==> flow/design.v <==
module CORDIC #(parameter integer W = 32)
(
    input wire clk,
    input wire start,
    input wire signed [31:0] x,
    input wire signed [31:0] y,
    output wire signed [W-1:0]phi,
    output wire done
);
wire sigma;
wire signed [31:0] x_shift;
wire signed [31:0] y_shift;
reg [5:0] counter;
reg signed [31:0] x_reg;
reg signed [31:0] y_reg;
reg signed [31:0] z;
wire signed [31:0] atan_table [0:27];
assign atan_table[00] = 32'h3243f6a9; 
assign atan_table[01] = 32'h1dac6705;
assign atan_table[02] = 32'h0fadbafd;
assign atan_table[03] = 32'h07f56ea7;
assign atan_table[04] = 32'h03feab77;
assign atan_table[05] = 32'h01ffd55c;
assign atan_table[06] = 32'h00fffaab;
assign atan_table[07] = 32'h007fff55;
assign atan_table[08] = 32'h003fffeb;
assign atan_table[09] = 32'h001ffffd;
assign atan_table[10] = 32'h00100000;
assign atan_table[11] = 32'h00080000;
assign atan_table[12] = 32'h00040000;
assign atan_table[13] = 32'h00020000;
assign atan_table[14] = 32'h00010000;
assign atan_table[15] = 32'h00008000;
assign atan_table[16] = 32'h00004000;
assign atan_table[17] = 32'h00002000;
assign atan_table[18] = 32'h00001000;
assign atan_table[19] = 32'h00000800;
assign atan_table[20] = 32'h00000400;
assign atan_table[21] = 32'h00000200;
assign atan_table[22] = 32'h00000100;
assign atan_table[23] = 32'h00000080;
assign atan_table[24] = 32'h00000040;
assign atan_table[25] = 32'h00000020;
assign atan_table[26] = 32'h00000010;
assign atan_table[27] = 32'h00000008;
assign sigma = y_reg[31];
assign x_shift = y_reg >>> counter; 
assign y_shift = x_reg >>> counter; 
assign phi = z[31:31-W+1];
assign done = (counter == 28);
always @(posedge clk) begin
    if(start)begin
        x_reg <= x;
        y_reg <= y;
        z <= 0;
        counter <= 0;
    end
    else begin
        if(counter == 28) begin
            x_reg <= x_reg;
            y_reg <= y_reg;
            z <= z;
            counter <= counter;
        end
        else begin
            x_reg <= sigma ? (x_reg - x_shift) : (x_reg + x_shift);
            y_reg <= sigma ? (y_reg + y_shift) : (y_reg - y_shift);
            z <= sigma ? (z - atan_table[counter]) : (z + atan_table[counter]);
            counter <= counter + 1;
        end
    end
end
endmodule
== Step by step through the tools: CORDIC ==
The steps from the RTL of CORDIC to its reports follow in flow order.
Line numbers count from 1 in the design file above.
Operators: Yosys type, input widths -> output width; for muxes data width and select width s.
Library cell names are shortened.
A cell with -- has no value.
Inputs
  top module: CORDIC
  clock input: clk
  standard-cell library: sky130hd
  timing corner: tt_025C_1v80

== Word-level counts ==
Yosys after proc, flatten, opt, wreduce and memory -nomap, before mapping. Memory bits, and registers merged into a memory's read port (data or address), are not among the register bits. Print and check cells are not counted. Equal cells are merged and count once.
Operators by class
  add/sub/neg operators: 7
  equal/unequal tests: 29
  shifts and indexed selects: 2
  multiplexer cells: 10
  reduce/logical cells: 1
Operators with widths (count)
  $pmux 32 s28: 1
  $mux 32: 9
  $add 32x32->32: 3
  $sub 32x32->32: 3
  $sshr 32x6->32: 2
  $eq 5x5->1 const B: 12
  $eq 5x4->1 const B: 8
  $eq 5x3->1 const B: 4
  $eq 5x2->1 const B: 2
  $add 6x1->6 const B: 1
  $eq 6x5->1 const B: 1
  $eq 5x1->1 const B: 1
  $logic_not 5->1: 1
  $ne 2x2->1 const B: 1
Bit counts
  bits in registers: 102
  input bits: 66
  output and inout port bits: 33

== Depth ==
Depth = most cells in a row (Yosys ltp): at word level without a register or memory, in the mapped netlist without a sequential cell, where the memories' decode and read muxes count.
Logic depth
  depth in word-level cells: 6
  ABC_AREA: 0
  mapped depth: 32

== After synthesis ==
The flow's flattened synthesis, as Yosys stat reports it; memories are mapped. The netlist is that of the ABC_AREA named above (0 if unset); the other value can give another one.
Synthesis totals
  cell count: 2020
  synthesis area: 16264.3 um^2
  mapped flip-flops: 102
Cell types
  edfxtp_1: count 64, total area 1.92E+03 um^2
  ha_1: count 101, total area 1.26E+03 um^2
  mux4_2: count 50, total area 1126.08 um^2
  nand2_1: count 231, total area 867.082 um^2
  a21oi_1: count 162, total area 810.778 um^2
  dfxtp_1: count 38, total area 760.73 um^2
  xnor2_1: count 86, total area 753.222 um^2
  o21ai_0: count 142, total area 710.682 um^2
  nor2_1: count 166, total area 623.098 um^2
  mux2i_1: count 53, total area 530.509 um^2
  mux2_2: count 46, total area 517.997 um^2
  xor2_1: count 56, total area 490.47 um^2
  mux4_1: count 12, total area 315.302 um^2
  clkbuf_1: count 76, total area 285.274 um^2
  nand3_1: count 45, total area 225.216 um^2
  nor3_1: count 45, total area 225.216 um^2
  o21a_1: count 30, total area 225.216 um^2
  a211oi_1: count 27, total area 202.694 um^2
Not listed: further types 84, cells in them 590.

== Timing after synthesis ==
Path of least setup slack by OpenSTA after synthesis, without wires, with an ideal clock, recovery checks aside; 20% of the period is set as input and as output delay. Where synthesis merged equal registers, the netlist keeps one of their names.
Timing after synthesis
  kind: flip-flop to flip-flop
  from: reg counter[1]
  to: reg x_reg[31]
  clock period: 7.5 ns
  launch time at the first pin: 0.000 ns
  arrival time: 6.175 ns
  slack: 1.065 ns
  delay of the path: 6.435 ns
  stages: 27
  path buffers: 5
  period reached after synthesis: 6.435 ns
"delay of the path" = arrival - input delay + setup time.
"stages": output pins that drive a net of the path, with the launching flip-flop's if there is one; two outputs of one cell count as two.
"period reached after synthesis" = period - worst setup slack (recovery checks aside). The figure is calculated, with input and output delays left at 20% of the set period.
The rows between start and end are the longest chain of elaborated cells between them; the timing report does not say that the signal goes this way. Where chains are equally long, one stands for them.
A line is the first line of the expression or statement that the cell stems from. Yosys adds cells for indexed reads and writes and turns some case tables into memories.
A register here has more assigning lines than the two given.
Ways into the end's enable are left out, as the timed path ends at the data pin.
On the way, after synthesis
  cells stage by stage: dfxtp_1 buf_6 buf_12 buf_6 buf_4 buf_2 mux4_2 a222oi_1 o221a_2 ha_1 o211ai_1 nor3_1 a31o_2 nand2_1 mux2_2 o221ai_1 ha_1 a21o_1 a21oi_1 o21a_1 o21ai_0 o2111ai_1 a311oi_1 o41a_1 a211o_1 xnor3_1 mux2_2
  length of the longest elaborated chain: 5
  elaborated cells on any way between the ends: 7
RTL lines, path after synthesis
  start: declaration: line 13  | reg [5:0] counter;
  start: assignment: line 63  | counter <= counter;
  start: assignment: line 69  | counter <= counter + 1;
  $sshr 32x6->32: line 47  | assign x_shift = y_reg >>> counter;
  $add 32x32->32: line 66  | x_reg <= sigma ? (x_reg - x_shift) : (x_reg + x_shift);
  $mux 32: line 66
  $mux 32: line 59  | if(counter == 28) begin
  $mux 32: line 52  | if(start)begin
  end: assignment: line 53  | x_reg <= x;
  end: assignment: line 60  | x_reg <= x_reg;
  end: declaration: line 14  | reg signed [31:0] x_reg;

== Timing after layout ==
From the final timing report of entry B: the path of least setup slack in the routed layout; clock arrival at registers is part of the times.
Timing after layout
  kind: flip-flop to flip-flop
  from: reg counter[1]
  to: reg x_reg[31]
  clock period: 7.15 ns
  launch time at the first pin: 0.40 ns
  arrival time: 6.83 ns
  slack: 0.48 ns
  stages: 23
  path buffers: 1
The rows between start and end are the longest chain of elaborated cells between them; the timing report does not say that the signal goes this way. Where chains are equally long, one stands for them.
A register here has more assigning lines than the two given.
Ways into the end's enable are left out, as the timed path ends at the data pin.
On the way, after layout
  cells stage by stage: dfxtp_4 buf_4 nor3b_1 nor2_1 a2111oi_0 or3_1 or4b_4 nor3_1 a31o_2 nand2_1 mux2_2 o221ai_1 ha_1 a21o_1 a21oi_1 o21a_1 o21ai_0 o2111ai_1 a311oi_1 o41a_1 a211o_1 xnor3_1 mux2_2
  length of the longest elaborated chain: 5
  elaborated cells on any way between the ends: 7
RTL lines, path after layout
  start: declaration: line 13  | reg [5:0] counter;
  start: assignment: line 63  | counter <= counter;
  start: assignment: line 69  | counter <= counter + 1;
  $sshr 32x6->32: line 47  | assign x_shift = y_reg >>> counter;
  $add 32x32->32: line 66  | x_reg <= sigma ? (x_reg - x_shift) : (x_reg + x_shift);
  $mux 32: line 66
  $mux 32: line 59  | if(counter == 28) begin
  $mux 32: line 52  | if(start)begin
  end: assignment: line 53  | x_reg <= x;
  end: assignment: line 60  | x_reg <= x_reg;
  end: declaration: line 14  | reg signed [31:0] x_reg;

Data sheet: physical implementation of CORDIC

Top module CORDIC; platform sky130hd; tools Yosys and OpenROAD; 2 stored runs in no particular order. Input and output delays are each 20% of the period that was set; the output load is 0.01 pF.
"finish__power__total": no workload was simulated; the value follows from the tool's default switching activity.

Flow files of entry A
==> flow/run.sh <==
#!/bin/bash
# the make line also repeats the synthesis and layout settings of config.mk as NAME=value (left out here)
make -C /OpenROAD-flow-scripts/flow DESIGN_CONFIG=/design/flow/config.mk WORK_HOME=/design/flow/orfs CLKGATE_MAP_FILE= finish
==> flow/config.mk <==
export PLATFORM = sky130hd
export DESIGN_NAME = CORDIC
export DESIGN_NICKNAME = CORDIC
export VERILOG_FILES = /design/flow/design.v
export SDC_FILE = /design/flow/constraint.sdc
export NUM_CORES = 4
export LEC_CHECK = 0
export CAP_MARGIN = 0
export CELL_PAD_IN_SITES_DETAIL_PLACEMENT = 1
export CELL_PAD_IN_SITES_GLOBAL_PLACEMENT = 1
export CORE_MARGIN = 5
export CORE_UTILIZATION = 63
export MAX_ROUTING_LAYER = met5
export MIN_ROUTING_LAYER = met2
export SETUP_SLACK_MARGIN = 1.39
export SLEW_MARGIN = 15
export TNS_END_PERCENT = 95
==> flow/constraint.sdc <==
create_clock -name core_clock -period 7.5 [get_ports {clk}]
set_input_delay 1.5000 -clock core_clock [delete_from_list [all_inputs] [get_ports {clk}]]
set_output_delay 1.5000 -clock core_clock [all_outputs]
set_load 0.01 [all_outputs]

report of entry A: did not finish, cts, DPL-0033

Flow files of entry B
==> flow/run.sh <==
#!/bin/bash
# the make line also repeats the synthesis and layout settings of config.mk as NAME=value (left out here)
make -C /OpenROAD-flow-scripts/flow DESIGN_CONFIG=/design/flow/config.mk WORK_HOME=/design/flow/orfs CLKGATE_MAP_FILE= finish
==> flow/config.mk <==
export PLATFORM = sky130hd
export DESIGN_NAME = CORDIC
export DESIGN_NICKNAME = CORDIC
export VERILOG_FILES = /design/flow/design.v
export SDC_FILE = /design/flow/constraint.sdc
export NUM_CORES = 4
export LEC_CHECK = 0
export CAP_MARGIN = 20
export CORE_MARGIN = 2
export CORE_UTILIZATION = 23
export SLEW_MARGIN = 20
==> flow/constraint.sdc <==
create_clock -name core_clock -period 7.15 [get_ports {clk}]
set_input_delay 1.4300 -clock core_clock [delete_from_list [all_inputs] [get_ports {clk}]]
set_output_delay 1.4300 -clock core_clock [all_outputs]
set_load 0.01 [all_outputs]

report of entry B
yosys chip area after synthesis (um^2): 16264.3
finish__design__die__area: 72856.8
finish__design__instance__utilization: 0.2685
finish__timing__setup__ws: 0.480
finish__power__total: 1.094e-02
